==> flow/design.v <==
module adc_interface (
    input wire clk,
    input wire rst_n,
    input wire [11:0] adc_data,
    input wire adc_valid,
    output reg [11:0] voltage_fb,
    output reg data_ready
);
    always @(posedge clk or negedge rst_n) begin
        if (!rst_n) begin
            voltage_fb <= 12'd0;
            data_ready <= 1'b0;
        end else begin
            if (adc_valid) begin
                voltage_fb <= adc_data;
                data_ready <= 1'b1;
            end else begin
                data_ready <= 1'b0;
            end
        end
    end
endmodule
module pid_controller #(
    parameter DATA_WIDTH = 12,
    parameter KP = 16'd100,
    parameter KI = 16'd10,
    parameter KD = 16'd5,
    parameter SETPOINT = 12'd2048
)(
    input wire clk,
    input wire rst_n,
    input wire [DATA_WIDTH-1:0] feedback,
    input wire fb_valid,
    output reg [9:0] control_out,
    output reg out_valid
);
    reg signed [DATA_WIDTH:0] error;
    reg signed [DATA_WIDTH:0] prev_error;
    reg signed [31:0] integral;
    reg signed [DATA_WIDTH:0] derivative;
    reg signed [31:0] p_term, i_term, d_term;
    reg signed [31:0] pid_sum;
    always @(posedge clk or negedge rst_n) begin
        if (!rst_n) begin
            error <= 0;
            prev_error <= 0;
            integral <= 0;
            derivative <= 0;
            p_term <= 0;
            i_term <= 0;
            d_term <= 0;
            pid_sum <= 0;
            control_out <= 10'd512;
            out_valid <= 1'b0;
        end else if (fb_valid) begin
            error <= SETPOINT - feedback;
            prev_error <= error;
            if (integral + error > 32'sd100000)
                integral <= 32'sd100000;
            else if (integral + error < -32'sd100000)
                integral <= -32'sd100000;
            else
                integral <= integral + error;
            derivative <= error - prev_error;
            p_term <= ($signed({16'd0, KP}) * error) >>> 8;
            i_term <= ($signed({16'd0, KI}) * integral) >>> 16;
            d_term <= ($signed({16'd0, KD}) * derivative) >>> 8;
            pid_sum <= p_term + i_term + d_term + 32'sd512;
            if (pid_sum > 32'sd1023)
                control_out <= 10'd1023;
            else if (pid_sum < 32'sd0)
                control_out <= 10'd0;
            else
                control_out <= pid_sum[9:0];
            out_valid <= 1'b1;
        end else begin
            out_valid <= 1'b0;
        end
    end
endmodule
module pwm_generator #(
    parameter CLK_FREQ = 100_000_000,
    parameter PWM_FREQ = 100_000,
    parameter PWM_RESOLUTION = 10
)(
    input wire clk,
    input wire rst_n,
    input wire [PWM_RESOLUTION-1:0] duty_cycle,
    output reg pwm_out
);
    localparam COUNTER_MAX = CLK_FREQ / PWM_FREQ;
    reg [$clog2(COUNTER_MAX)-1:0] counter;
    reg [PWM_RESOLUTION-1:0] duty_reg;
    reg [PWM_RESOLUTION-1:0] compare_val;
    always @(posedge clk or negedge rst_n) begin
        if (!rst_n) begin
            counter <= 0;
            duty_reg <= 0;
            compare_val <= 0;
            pwm_out <= 1'b0;
        end else begin
            if (counter < COUNTER_MAX - 1) begin
                counter <= counter + 1;
            end else begin
                counter <= 0;
                duty_reg <= duty_cycle;
            end
            compare_val <= (duty_reg * COUNTER_MAX) >> PWM_RESOLUTION;
            pwm_out <= (counter < compare_val) ? 1'b1 : 1'b0;
        end
    end
endmodule
module buck_converter_top #(
    parameter CLK_FREQ = 100_000_000,
    parameter PWM_FREQ = 100_000,
    parameter V_REF = 12'd2048,
    parameter KP = 16'd100,
    parameter KI = 16'd10,
    parameter KD = 16'd5
)(
    input wire clk,
    input wire rst_n,
    input wire [11:0] adc_data,
    input wire adc_valid,
    output wire pwm_out,
    output wire [11:0] voltage_monitor,
    output wire [9:0] duty_cycle_monitor
);
    wire [11:0] voltage_fb;
    wire adc_ready;
    wire [9:0] duty_cycle;
    wire pid_valid;
    adc_interface adc_if (
        .clk(clk),
        .rst_n(rst_n),
        .adc_data(adc_data),
        .adc_valid(adc_valid),
        .voltage_fb(voltage_fb),
        .data_ready(adc_ready)
    );
    pid_controller #(
        .DATA_WIDTH(12),
        .KP(KP),
        .KI(KI),
        .KD(KD),
        .SETPOINT(V_REF)
    ) pid_ctrl (
        .clk(clk),
        .rst_n(rst_n),
        .feedback(voltage_fb),
        .fb_valid(adc_ready),
        .control_out(duty_cycle),
        .out_valid(pid_valid)
    );
    pwm_generator #(
        .CLK_FREQ(CLK_FREQ),
        .PWM_FREQ(PWM_FREQ),
        .PWM_RESOLUTION(10)
    ) pwm_gen (
        .clk(clk),
        .rst_n(rst_n),
        .duty_cycle(duty_cycle),
        .pwm_out(pwm_out)
    );
    assign voltage_monitor = voltage_fb;
    assign duty_cycle_monitor = duty_cycle;
endmodule
==> reports on buck_converter_top <==
* Step by step through the tools: buck_converter_top
Tool output for the design above before and after an edit, in the order of the flow. Lines under "unedited" count in the file above, lines under "edited" in the edited file. "difference": "edited" minus "unedited" as printed here. Operators: Yosys type, input widths -> output width; for muxes data width and select width s. Library cell names are shortened. The mark n/a stands for no value.
Set-up: top buck_converter_top, clock input clk, cell library sky130hd, library corner tt_025C_1v80

* Edit of the RTL
The edit as a unified diff against the file above. A script made this edit. It changes what the design does and was not meant as an optimisation.
begin of diff
@@ -115,5 +115,5 @@
     parameter PWM_FREQ = 100_000,
     parameter V_REF = 12'd2048,
-    parameter KP = 16'd100,
+    parameter KP = 16'd75,
     parameter KI = 16'd10,
     parameter KD = 16'd5
end of diff

* Elaborated design
Yosys after proc, flatten, opt, wreduce and memory -nomap, before mapping. Enables and synchronous resets that opt folds into registers are not counted as muxes. Memory bits, and registers merged into a memory's read port (data or address), are not among the register bits. Print and check cells are not counted. Equal cells are merged and count once.
Bit counts:
- bits in registers | unedited 195, edited 195, difference 0
- input bits | unedited 15, edited 15, difference 0
- output and inout port bits | unedited 23, edited 23, difference 0
Operators by class:
- add/subtract/negate cells | unedited 7, edited 7, difference 0
- multipliers | unedited 4, edited 4, difference 0
- magnitude comparators | unedited 6, edited 6, difference 0
- muxes and demuxes | unedited 7, edited 7, difference 0
Operators by type and width:
- $mul 6x13->19 const A | unedited 1, edited 0, difference -1
- $mul 8x13->21 const A | unedited 0, edited 1, difference +1
Operator kinds equal on both sides are left out: 19.

* Logic depth
Yosys ltp: most cells in a row. Word level: on the elaborated netlist, between registers, memories and ports. Mapped: between sequential cells and ports; inverters and the memories' decode and read muxes count.
Depth:
- depth after elaboration | unedited 4, edited 4, difference 0
- ABC_AREA | unedited 0, edited 0
- gate-level depth with buffers | unedited 18, edited 18, difference 0
- gate-level depth less buffers | unedited 18, edited 18, difference 0

* Synthesis result
Source: synth_stat.txt of the flow (Yosys; design flattened, memories mapped). It holds for the ABC_AREA given above (unset counts as 0); a run with the other value may have another netlist.
Cell types:
- nand2_1 | unedited 100, edited 131, difference +31
- o21ai_0 | unedited 103, edited 87, difference -16
- o22ai_1 | unedited 16, edited 2, difference -14
- a21o_1 | unedited 37, edited 49, difference +12
- fa_1 | unedited 59, edited 70, difference +11
- o31ai_1 | unedited 22, edited 32, difference +10
- nand3_1 | unedited 32, edited 23, difference -9
- a31oi_1 | unedited 8, edited 17, difference +9
- nor2b_1 | unedited 18, edited 26, difference +8
- a211oi_1 | unedited 11, edited 19, difference +8
- o31ai_2 | unedited 0, edited 8, difference +8
- ha_1 | unedited 226, edited 233, difference +7
- inv_1 | unedited 162, edited 155, difference -7
- a211oi_2 | unedited 7, edited 0, difference -7
- xor2_1 | unedited 31, edited 25, difference -6
- o21bai_1 | unedited 11, edited 5, difference -6
- xnor2_1 | unedited 80, edited 75, difference -5
- or4_1 | unedited 2, edited 7, difference +5
Cell types equal on both sides are left out: 17. The list need not be complete.
Mapped netlist:
- standard cells after synthesis | unedited 1645, edited 1697, difference +52
- mapped area (sq um) | unedited 15766.4, edited 16279.4, difference +513.0
- sequential area (sq um) | unedited 4805.9, edited 4805.9, difference 0.0
- flip-flops | unedited 192, edited 192, difference 0
By module: a second synthesis without flattening, with its own total; a netlist apart from the flattened one above.
Unflattened totals:
- cells (unflattened synthesis) | unedited 1599, edited 1635, difference +36
- area (unflattened synthesis) (sq um) | unedited 15523.6, edited 16034.1, difference +510.5
Each row is one instance without its submodules.
Modules, unedited:
- pid_controller | times used 1, cells 1277, area 12045.3 sq um, seq. area 3479.6 sq um
- pwm_generator | times used 1, cells 296, area 2969.1 sq um, seq. area 775.7 sq um
- adc_interface | times used 1, cells 26, area 509.2 sq um, seq. area 325.3 sq um
- buck_converter_top | times used 1, cells 0, area 0.0 sq um, seq. area 0.0 sq um
Modules, edited:
- pid_controller | times used 1, cells 1313, area 12555.8 sq um, seq. area 3479.6 sq um
- pwm_generator | times used 1, cells 296, area 2969.1 sq um, seq. area 775.7 sq um
- adc_interface | times used 1, cells 26, area 509.2 sq um, seq. area 325.3 sq um
- buck_converter_top | times used 1, cells 0, area 0.0 sq um, seq. area 0.0 sq um

* Timing after synthesis
OpenSTA on the mapped netlist: ideal clock, no wires. The path of least setup slack (recovery checks aside). Input and output delay are each 20% of the period. Register names are those of the netlist, which keeps one name where synthesis merged equal registers.
Timing path post-synthesis:
- path type | unedited register to register, edited register to register
- start point | unedited register pid_ctrl.error[12], edited register pid_ctrl.error[12]
- end point | unedited register pid_ctrl.integral[4], edited register pid_ctrl.integral[29]
- clock period (ns) | unedited 10.0, edited 10.0, difference 0.0
- time at the first pin (ns) | unedited 0.000, edited 0.000, difference 0.000
- arrival time (ns) | unedited 4.287, edited 4.572, difference +0.285
- data required time (ns) | unedited 9.904, edited 9.905, difference +0.001
- path slack (ns) | unedited 5.617, edited 5.333, difference -0.284
- delay of the path (ns) | unedited 4.383, edited 4.667, difference +0.284
- stages on the path | unedited 18, edited 15, difference -3
- path buffers | unedited 2, edited 1, difference -1
- synthesis period reached (ns) | unedited 4.383, edited 4.667, difference +0.284
"delay of the path" = arrival - input delay + setup time. "stages on the path": output pins that drive a net of the path, with the launching flip-flop's if there is one; two outputs of one cell count as two. "synthesis period reached" = period - worst setup slack (recovery checks aside). The figure is calculated, with input and output delays left at 20% of the set period. Between the ends stands the longest chain of elaborated cells between them, by number of cells; it is not shown to be the way that was timed. Of several equally long chains one is given. Each line given opens the expression or statement behind the cell; cells for indexed reads and writes are added by Yosys, which also makes memories of some case tables. At most two assigning lines are given for a register; there are more.
On the way, post-synthesis, unedited: cell sequence dfrtp_1 -> ha_1 -> buf_4 -> and3_4 -> and2_4 -> a221oi_2 -> o22ai_1 -> a21o_1 -> a221oi_4 -> a211o_1 -> nand2_1 -> a2111oi_0 -> nand4_1 -> ha_1 -> nor2_1 -> clkbuf_1 -> a32oi_1 -> o31ai_1, length of the longest elaborated chain 4, elaborated cells on any way between the ends 5, classes of those cells add/sub: 1; compare: 2; mux: 2
Ends and longest elaborated chain, post-synthesis, unedited:
- start: declaration | RTL line 37 | reg signed [DATA_WIDTH:0] error;
- start: assignment | RTL line 45 | error <= 0;
- start: assignment | RTL line 56 | error <= SETPOINT - feedback;
- $add 32x13->32 | RTL line 60 | else if (integral + error < -32'sd100000)
- $lt 32x18->1 | RTL line 60
- $mux 32 | RTL line 60
- $mux 32 | RTL line 58 | if (integral + error > 32'sd100000)
- end: assignment | RTL line 61 | integral <= -32'sd100000;
- end: assignment | RTL line 63 | integral <= integral + error;
- end: declaration | RTL line 39 | reg signed [31:0] integral;
On the way, post-synthesis, edited: cell sequence dfrtp_1 -> ha_1 -> a21o_1 -> a21o_1 -> a2111oi_2 -> or2_2 -> o221ai_1 -> nor3_2 -> nand2_1 -> or4_1 -> or4b_1 -> ha_1 -> clkbuf_1 -> nor2_1 -> o31ai_1, length of the longest elaborated chain 4, elaborated cells on any way between the ends 5, classes of those cells add/sub: 1; compare: 2; mux: 2
Ends and longest elaborated chain, post-synthesis, edited:
- start: declaration | RTL line 37 | reg signed [DATA_WIDTH:0] error;
- start: assignment | RTL line 45 | error <= 0;
- start: assignment | RTL line 56 | error <= SETPOINT - feedback;
- $add 32x13->32 | RTL line 60 | else if (integral + error < -32'sd100000)
- $lt 32x18->1 | RTL line 60
- $mux 32 | RTL line 60
- $mux 32 | RTL line 58 | if (integral + error > 32'sd100000)
- end: assignment | RTL line 61 | integral <= -32'sd100000;
- end: assignment | RTL line 63 | integral <= integral + error;
- end: declaration | RTL line 39 | reg signed [31:0] integral;

* Worst path after layout
From the final timing report of the runs of pair 1: the path of least setup slack in the routed layout; clock arrival at registers is part of the times.
Timing path post-layout:
- path type | unedited register to register, edited register to register
- start point | unedited register pid_ctrl.error[12], edited register pid_ctrl.error[8]
- end point | unedited register pid_ctrl.integral[10], edited register pid_ctrl.integral[1]
- clock period (ns) | unedited 10.0, edited 10.0, difference 0.0
- time at the first pin (ns) | unedited 0.43, edited 0.44, difference +0.01
- arrival time (ns) | unedited 5.10, edited 5.28, difference +0.18
- data required time (ns) | unedited 10.32, edited 10.33, difference +0.01
- path slack (ns) | unedited 5.22, edited 5.05, difference -0.17
- stages on the path | unedited 17, edited 14, difference -3
- path buffers | unedited 1, edited 0, difference -1
Between the ends stands the longest chain of elaborated cells between them, by number of cells; it is not shown to be the way that was timed. Of several equally long chains one is given. At most two assigning lines are given for a register; there are more.
On the way, post-layout, unedited: cell sequence dfrtp_1 -> buf_4 -> ha_1 -> and3_4 -> and2_4 -> a221oi_2 -> o22ai_1 -> a21o_1 -> a221oi_4 -> a211o_1 -> nand2_1 -> a2111oi_0 -> nand4_1 -> ha_1 -> nand2b_1 -> nor2_1 -> a211o_1, length of the longest elaborated chain 4, elaborated cells on any way between the ends 5, classes of those cells add/sub: 1; compare: 2; mux: 2
Ends and longest elaborated chain, post-layout, unedited:
- start: declaration | RTL line 37 | reg signed [DATA_WIDTH:0] error;
- start: assignment | RTL line 45 | error <= 0;
- start: assignment | RTL line 56 | error <= SETPOINT - feedback;
- $add 32x13->32 | RTL line 60 | else if (integral + error < -32'sd100000)
- $lt 32x18->1 | RTL line 60
- $mux 32 | RTL line 60
- $mux 32 | RTL line 58 | if (integral + error > 32'sd100000)
- end: assignment | RTL line 61 | integral <= -32'sd100000;
- end: assignment | RTL line 63 | integral <= integral + error;
- end: declaration | RTL line 39 | reg signed [31:0] integral;
On the way, post-layout, edited: cell sequence dfrtp_1 -> ha_1 -> a21oi_1 -> o21a_1 -> a21oi_1 -> o211ai_1 -> nand3_1 -> a21oi_1 -> xnor2_1 -> a2111oi_0 -> or4b_1 -> ha_1 -> clkinv_1 -> a41o_1, length of the longest elaborated chain 4, elaborated cells on any way between the ends 5, classes of those cells add/sub: 1; compare: 2; mux: 2
Ends and longest elaborated chain, post-layout, edited:
- start: declaration | RTL line 37 | reg signed [DATA_WIDTH:0] error;
- start: assignment | RTL line 45 | error <= 0;
- start: assignment | RTL line 56 | error <= SETPOINT - feedback;
- $add 32x13->32 | RTL line 60 | else if (integral + error < -32'sd100000)
- $lt 32x18->1 | RTL line 60
- $mux 32 | RTL line 60
- $mux 32 | RTL line 58 | if (integral + error > 32'sd100000)
- end: assignment | RTL line 61 | integral <= -32'sd100000;
- end: assignment | RTL line 63 | integral <= integral + error;
- end: declaration | RTL line 39 | reg signed [31:0] integral;

* Layout results
Runs of the flow (Yosys, OpenROAD) on both versions; the two runs of a pair have the same settings. The constraints put input and output delay at 20% of the set period each and load the outputs with 0.01 pF.
Settings, pair 1: CORE_UTILIZATION 40, period_ns 10.0, CAP_MARGIN 20, CORE_MARGIN 2, SLEW_MARGIN 20
Results, pair 1:
- cell area after synthesis (sq um) | unedited 15766.4, edited 16279.4, difference +513.0
- area inside the die boundary (sq um) | unedited 41020.4, edited 42328.9, difference +1308.5
- standard-cell area after layout (sq um) | unedited 17202.7, edited 17767.0, difference +564.3
- utilization after layout (%) | unedited 44.4, edited 44.5, difference +0.1
- setup slack of the critical path (ns) | unedited 5.225, edited 5.053, difference -0.172
- setup total negative slack (ns) | unedited 0.000, edited 0.000, difference 0.000
- worst hold slack (ns) | unedited 0.489, edited 0.472, difference -0.017
- period achieved (ns) | unedited 4.775, edited 4.947, difference +0.172
Settings, pair 2: CELL_PAD_IN_SITES_DETAIL_PLACEMENT 2, CELL_PAD_IN_SITES_GLOBAL_PLACEMENT 0, CORE_MARGIN 10, CORE_UTILIZATION 23, CTS_CLUSTER_DIAMETER 56, GPL_ROUTABILITY_DRIVEN 1, GPL_TIMING_DRIVEN 1, MAX_ROUTING_LAYER met5, PLACE_DENSITY 0.85, SETUP_SLACK_MARGIN 0.25, SLEW_MARGIN 25, period_ns 2.94, CAP_MARGIN 20
Results, pair 2:
- cell area after synthesis (sq um) | unedited 15766.4, edited 16279.4, difference +513.0
- area inside the die boundary (sq um) | unedited 79422.5, edited 81821.7, difference +2399.2
- standard-cell area after layout (sq um) | unedited 26317.7, edited 26138.8, difference -178.9
- utilization after layout (%) | unedited 39.0, edited 37.3, difference -1.7
- setup slack of the critical path (ns) | unedited -4.154, edited -3.752, difference +0.402
- setup total negative slack (ns) | unedited -231.339, edited -212.674, difference +18.665
- period achieved (ns) | unedited 7.094, edited 6.692, difference -0.402
By "period achieved" is meant the clock period of the run minus its worst setup slack. This is arithmetic on one report: input and output delays are still those of the set period (20% each).
